==> flow/design.v <==
`timescale 1ns / 1ps
module magnitude_wrapper(
	input aclk,
	input aresetn,
	input s_i_data_valid,
	output reg s_o_data_ready,
	input [31:0] s_i_data,
	output reg m_o_data_valid,
	input m_i_data_ready,
	output reg [31:0] m_o_data
    );
	reg [31:0] o_data_temp;
	reg [15:0] data_real;
	reg [15:0] data_imag;
	reg start_calc;
	reg ack_calc;
	wire [15:0] in_real = s_i_data[15:0];
	wire [15:0] in_imag = s_i_data[31:16];
	always @ (posedge aclk)
		begin
			if (aresetn == 0) begin
				s_o_data_ready <= 1'b0;
				start_calc <= 1'b0;
			end
			if (ack_calc == 1'b1) begin
				start_calc <= 0;
			end
			if ( (s_i_data_valid == 1'b1) && (ack_calc == 0)) begin
				if (in_real[15] == 1'b1)
					data_real <= ~in_real + 16'd1;
				else
					data_real <= in_real;
				if (in_imag[15] == 1'b1)
					data_imag <= ~in_imag + 16'd1;
				else
					data_imag <= in_imag;
				s_o_data_ready <= 1;
				start_calc <= 1'b1;
			end
		end
	always @ (posedge aclk)
		begin
			if (aresetn == 0) begin
				ack_calc <= 0;
			end
			if (start_calc == 1'b1) begin
				ack_calc <= 1;
				o_data_temp <= data_real*data_real + data_imag*data_imag;
			end
			else begin
				ack_calc <= 0;
			end
		end
	always @ (posedge aclk)
		begin
			if (aresetn == 0) begin
				m_o_data_valid <= 1'b0;
			end
			if (m_i_data_ready == 1'b1) begin
				if (ack_calc == 0) begin
					m_o_data_valid <= 1'b0;
				end
				else begin
					m_o_data_valid <= 1'b1;
					m_o_data <= o_data_temp;
				end
			end
		end
endmodule
# Reports on magnitude_wrapper
# Tool output for the design above before and after an edit, in the order of the flow.
# "before" refers to lines of the RTL above, "after" to lines of the edited file.
# "change": "after" minus "before" as printed here. "rel_change_pct": 100 x difference / "before".
# Operators carry their Yosys type and port widths (W data, S select, Z words).
# Not given: --
# setup
design	magnitude_wrapper
clk_port	aclk
lib	sky130hd
corner	tt_025C_1v80

# Edit of the RTL
# Unified diff, file above to edited file.
# The edit is scripted: it alters the design's behaviour and was not made to optimise anything.
# begin of diff
@@ -28,5 +28,5 @@
 			if ( (s_i_data_valid == 1'b1) && (ack_calc == 0)) begin
 				if (in_real[15] == 1'b1)
-					data_real <= ~in_real + 16'd1;
+					data_real <= ~in_real - 16'd1;
 				else
 					data_real <= in_real;
# end of diff

# Word-level counts
# Source: Yosys, flattened and elaborated, memories not mapped. Widths are those after wreduce. Registers that Yosys merges into a memory's read port (data or address) are not register bits. Print and check cells do not count. Equal cells are merged and count once.
# word_totals
element	before	after	change	rel_change_pct
input_bits	36	36	0	0.00
elab_cells	29	29	0	0.00
regBits	100	100	0	0.00
# op_classes
element	before	after	change	rel_change_pct
n_mul	2	2	0	0.00
n_logic	3	3	0	0.00
mux	7	7	0	0.00
add_sub_neg	3	3	0	0.00
reduce_and_logical	2	2	0	0.00
eq_ne	2	2	0	0.00
# ops
operator	before	after	change	rel_change_pct
$add A16 B1 Y16 const B	2	1	-1	-50.00
$sub A16 B1 Y16 const B	0	1	1	--
# Operator kinds equal on both sides are left out: 9.

# Depth
# Yosys ltp: most cells in a row. Word level: on the elaborated netlist, between registers, memories and ports. Mapped: between sequential cells and ports; inverters and the memories' decode and read muxes count.
# depth
element	before	after	change	rel_change_pct
word_depth	3	3	0	0.00
abc_area	0	0	--	--
ltp_mapped	27	25	-2	-7.41

# Synthesis result
# The flow's flattened synthesis, as Yosys stat reports it; memories are mapped. The netlist is that of the ABC_AREA named above (0 if unset); the other value can give another one.
# types
cell_type	before	after	change	rel_change_pct
sky130_fd_sc_hd__a21oi_1	20	36	16	80.00
sky130_fd_sc_hd__nand2_1	133	147	14	10.53
sky130_fd_sc_hd__xnor2_1	47	54	7	14.89
sky130_fd_sc_hd__nor2_1	36	29	-7	-19.44
sky130_fd_sc_hd__a211oi_1	7	2	-5	-71.43
sky130_fd_sc_hd__nand4_1	1	6	5	500.00
sky130_fd_sc_hd__a21o_1	18	14	-4	-22.22
sky130_fd_sc_hd__o31ai_1	8	4	-4	-50.00
sky130_fd_sc_hd__and3_1	5	9	4	80.00
sky130_fd_sc_hd__a21boi_0	4	0	-4	-100.00
sky130_fd_sc_hd__inv_1	515	512	-3	-0.58
sky130_fd_sc_hd__clkbuf_1	45	48	3	6.67
sky130_fd_sc_hd__o21ai_0	25	22	-3	-12.00
sky130_fd_sc_hd__nor3_1	10	7	-3	-30.00
sky130_fd_sc_hd__nand2b_1	7	4	-3	-42.86
sky130_fd_sc_hd__nand3_1	7	10	3	42.86
sky130_fd_sc_hd__o41ai_1	4	1	-3	-75.00
sky130_fd_sc_hd__nand3b_1	3	0	-3	-100.00
# Cell types equal on both sides are left out: 11.
# Not every row of either side is listed.
# mapped
element	before	after	change	rel_change_pct
yosys_area_um2	18541.5	18519.0	-22.5	-0.12
buffers	47	50	3	6.38
flip_flops	100	100	0	0.00
cells	1791	1797	6	0.34
sequential_area_um2	2972.9	2972.9	0.0	0.00

# Worst setup path after synthesis
# OpenSTA on the mapped netlist: ideal clock, no wires. The path of least setup slack (recovery checks aside). Input and output delay are each 20% of the period. Register names are those of the netlist, which keeps one name where synthesis merged equal registers.
# synth_timing
element	before	after	change	rel_change_pct
path_type	register -> register	register -> register	--	--
startpoint	reg data_real[4]	reg data_imag[11]	--	--
endpoint	reg o_data_temp[30]	reg o_data_temp[31]	--	--
required_time_ns	9.739	9.820	0.081	0.83
delay_ns	7.038	6.762	-0.276	-3.92
t_first_pin_ns	0.000	0.000	0.000	--
arrival_ns	6.777	6.582	-0.195	-2.88
clock_period_ns	10.0	10.0	0.0	0.00
stages	22	23	1	4.55
setup_ns	0.261	0.180	-0.081	--
setup_slack_ns	2.962	3.238	0.276	--
synth_period_reached_ns	7.038	6.762	-0.276	-3.92
# "delay_ns" = arrival - input delay + setup time.
# "stages" counts driving pins, that of a launching flip-flop among them; a cell with two outputs on the path counts twice.
# "synth_period_reached_ns" is the clock period less the worst setup slack; recovery checks do not enter. This is arithmetic on one report: input and output delays are still those of the set period (20% each).
# The rows between start and end are the longest chain of elaborated cells between them; the timing report does not say that the signal goes this way. Where chains are equally long, one stands for them.
# Each line given opens the expression or statement behind the cell; cells for indexed reads and writes are added by Yosys, which also makes memories of some case tables.
# synth_between_before
cell_sequence	sky130_fd_sc_hd__edfxtp_1 > sky130_fd_sc_hd__clkbuf_1 > sky130_fd_sc_hd__nand2_1 > sky130_fd_sc_hd__fa_1 > sky130_fd_sc_hd__inv_1 > sky130_fd_sc_hd__fa_1 > sky130_fd_sc_hd__inv_1 > sky130_fd_sc_hd__fa_1 > sky130_fd_sc_hd__fa_1 > sky130_fd_sc_hd__inv_1 > sky130_fd_sc_hd__fa_1 > sky130_fd_sc_hd__fa_1 > sky130_fd_sc_hd__fa_1 > sky130_fd_sc_hd__fa_1 > sky130_fd_sc_hd__ha_1 > sky130_fd_sc_hd__and4_4 > sky130_fd_sc_hd__and2_4 > sky130_fd_sc_hd__nand3_4 > sky130_fd_sc_hd__a2111o_1 > sky130_fd_sc_hd__a21o_1 > sky130_fd_sc_hd__and4_4 > sky130_fd_sc_hd__a311o_1
elab_chain_len	2
cone_cells	2
lines_between	1
classes_between	add/sub (1); mul (1)
# synth_lines_before
element	line_no	text
start, declared	13	reg [15:0] data_real;
start, assigned	30	data_real <= ~in_real + 16'd1;
start, assigned	32	data_real <= in_real;
$mul A16 B16 Y32	48	o_data_temp <= data_real*data_real + data_imag*data_imag;
$add A32 B32 Y32	48
end, assigned	48
end, declared	12	reg [31:0] o_data_temp;
# synth_between_after
cell_sequence	sky130_fd_sc_hd__edfxtp_1 > sky130_fd_sc_hd__clkbuf_1 > sky130_fd_sc_hd__clkbuf_1 > sky130_fd_sc_hd__nand2_1 > sky130_fd_sc_hd__fa_1 > sky130_fd_sc_hd__inv_1 > sky130_fd_sc_hd__fa_1 > sky130_fd_sc_hd__fa_1 > sky130_fd_sc_hd__fa_1 > sky130_fd_sc_hd__fa_1 > sky130_fd_sc_hd__fa_1 > sky130_fd_sc_hd__fa_1 > sky130_fd_sc_hd__inv_1 > sky130_fd_sc_hd__fa_1 > sky130_fd_sc_hd__inv_1 > sky130_fd_sc_hd__ha_1 > sky130_fd_sc_hd__buf_2 > sky130_fd_sc_hd__and3_1 > sky130_fd_sc_hd__nand2_1 > sky130_fd_sc_hd__or3_1 > sky130_fd_sc_hd__o211ai_2 > sky130_fd_sc_hd__a21oi_1 > sky130_fd_sc_hd__o311ai_1
elab_chain_len	2
cone_cells	2
lines_between	1
classes_between	add/sub (1); mul (1)
# synth_lines_after
element	line_no	text
start, declared	14	reg [15:0] data_imag;
start, assigned	34	data_imag <= ~in_imag + 16'd1;
start, assigned	36	data_imag <= in_imag;
$mul A16 B16 Y32	48	o_data_temp <= data_real*data_real + data_imag*data_imag;
$add A32 B32 Y32	48
end, assigned	48
end, declared	12	reg [31:0] o_data_temp;

# Timing after layout
# From the final timing report of the runs of pair A: the path of least setup slack in the routed layout; clock arrival at registers is part of the times.
# layout_timing
element	before	after	change	rel_change_pct
path_type	register -> register	register -> register	--	--
startpoint	reg data_real[11]	reg data_real[10]	--	--
endpoint	reg o_data_temp[31]	reg o_data_temp[31]	--	--
clock_period_ns	10.0	10.0	0.0	0.00
stages	23	23	0	0.00
arrival_ns	8.16	7.83	-0.33	-4.04
t_first_pin_ns	0.38	0.39	0.01	2.63
setup_slack_ns	1.97	2.39	0.42	--
setup_ns	0.25	0.17	-0.08	--
required_time_ns	10.12	10.22	0.10	0.99
# The rows between start and end are the longest chain of elaborated cells between them; the timing report does not say that the signal goes this way. Where chains are equally long, one stands for them.
# layout_between_before
cell_sequence	sky130_fd_sc_hd__edfxtp_1 > sky130_fd_sc_hd__inv_1 > sky130_fd_sc_hd__nor2_1 > sky130_fd_sc_hd__fa_1 > sky130_fd_sc_hd__inv_1 > sky130_fd_sc_hd__fa_1 > sky130_fd_sc_hd__fa_1 > sky130_fd_sc_hd__fa_1 > sky130_fd_sc_hd__inv_1 > sky130_fd_sc_hd__fa_1 > sky130_fd_sc_hd__fa_1 > sky130_fd_sc_hd__fa_1 > sky130_fd_sc_hd__inv_1 > sky130_fd_sc_hd__fa_1 > sky130_fd_sc_hd__inv_1 > sky130_fd_sc_hd__ha_1 > sky130_fd_sc_hd__a211oi_1 > sky130_fd_sc_hd__o21ai_0 > sky130_fd_sc_hd__a221oi_1 > sky130_fd_sc_hd__a2bb2oi_1 > sky130_fd_sc_hd__a31oi_1 > sky130_fd_sc_hd__o21ai_0 > sky130_fd_sc_hd__a211oi_1
elab_chain_len	2
cone_cells	2
lines_between	1
classes_between	add/sub (1); mul (1)
# layout_lines_before
element	line_no	text
start, declared	13	reg [15:0] data_real;
start, assigned	30	data_real <= ~in_real + 16'd1;
start, assigned	32	data_real <= in_real;
$mul A16 B16 Y32	48	o_data_temp <= data_real*data_real + data_imag*data_imag;
$add A32 B32 Y32	48
end, assigned	48
end, declared	12	reg [31:0] o_data_temp;
# layout_between_after
cell_sequence	sky130_fd_sc_hd__edfxtp_1 > sky130_fd_sc_hd__and2_1 > sky130_fd_sc_hd__inv_1 > sky130_fd_sc_hd__fa_1 > sky130_fd_sc_hd__inv_1 > sky130_fd_sc_hd__fa_1 > sky130_fd_sc_hd__fa_1 > sky130_fd_sc_hd__inv_1 > sky130_fd_sc_hd__fa_1 > sky130_fd_sc_hd__inv_1 > sky130_fd_sc_hd__fa_1 > sky130_fd_sc_hd__fa_1 > sky130_fd_sc_hd__fa_1 > sky130_fd_sc_hd__inv_1 > sky130_fd_sc_hd__fa_1 > sky130_fd_sc_hd__inv_1 > sky130_fd_sc_hd__ha_1 > sky130_fd_sc_hd__and3_1 > sky130_fd_sc_hd__nand2_1 > sky130_fd_sc_hd__or3_1 > sky130_fd_sc_hd__o211ai_2 > sky130_fd_sc_hd__a21oi_1 > sky130_fd_sc_hd__o311ai_1
elab_chain_len	2
cone_cells	2
lines_between	1
classes_between	add/sub (1); mul (1)
# layout_lines_after
element	line_no	text
start, declared	13	reg [15:0] data_real;
start, assigned	30	data_real <= ~in_real - 16'd1;
start, assigned	32	data_real <= in_real;
$mul A16 B16 Y32	48	o_data_temp <= data_real*data_real + data_imag*data_imag;
$add A32 B32 Y32	48
end, assigned	48
end, declared	12	reg [31:0] o_data_temp;

# Layout results
# Runs of the flow (Yosys, OpenROAD) on both versions; the two runs of a pair have the same settings. The constraints put input and output delay at 20% of the set period each and load the outputs with 0.01 pF.
# flow_settings_pair_A
CORE_UTILIZATION	40
period_ns	10.0
CAP_MARGIN	20
CORE_MARGIN	2
SLEW_MARGIN	20
# results_pair_A
element	before	after	change	rel_change_pct
cell_area_final_um2	20119.3	20124.3	5.0	0.02
setupTns_ns	0.000	0.000	0.000	--
final_setup_ws_ns	1.966	2.394	0.428	--
ws_hold_ns	0.421	0.374	-0.047	--
yosys_chip_area_um2	18541.5	18519.0	-22.5	-0.12
dieArea_um2	48092.5	48035.5	-57.0	-0.12
final_util_frac	0.441	0.442	0.001	--
# flow_settings_pair_B
ABC_AREA	0
CELL_PAD_IN_SITES_GLOBAL_PLACEMENT	0
CORE_UTILIZATION	67
GPL_ROUTABILITY_DRIVEN	1
MAX_ROUTING_LAYER	met5
period_ns	11.8
CAP_MARGIN	20
CORE_MARGIN	2
SLEW_MARGIN	20
# results_pair_B
element	before	after	change	rel_change_pct
cell_area_final_um2	19766.5	19776.5	10.0	0.05
setupTns_ns	0.000	0.000	0.000	--
final_setup_ws_ns	3.841	4.132	0.291	--
ws_hold_ns	0.375	0.381	0.006	--
yosys_chip_area_um2	18541.5	18519.0	-22.5	-0.12
dieArea_um2	29020.8	28986.8	-34.0	-0.12
final_util_frac	0.731	0.732	0.001	--
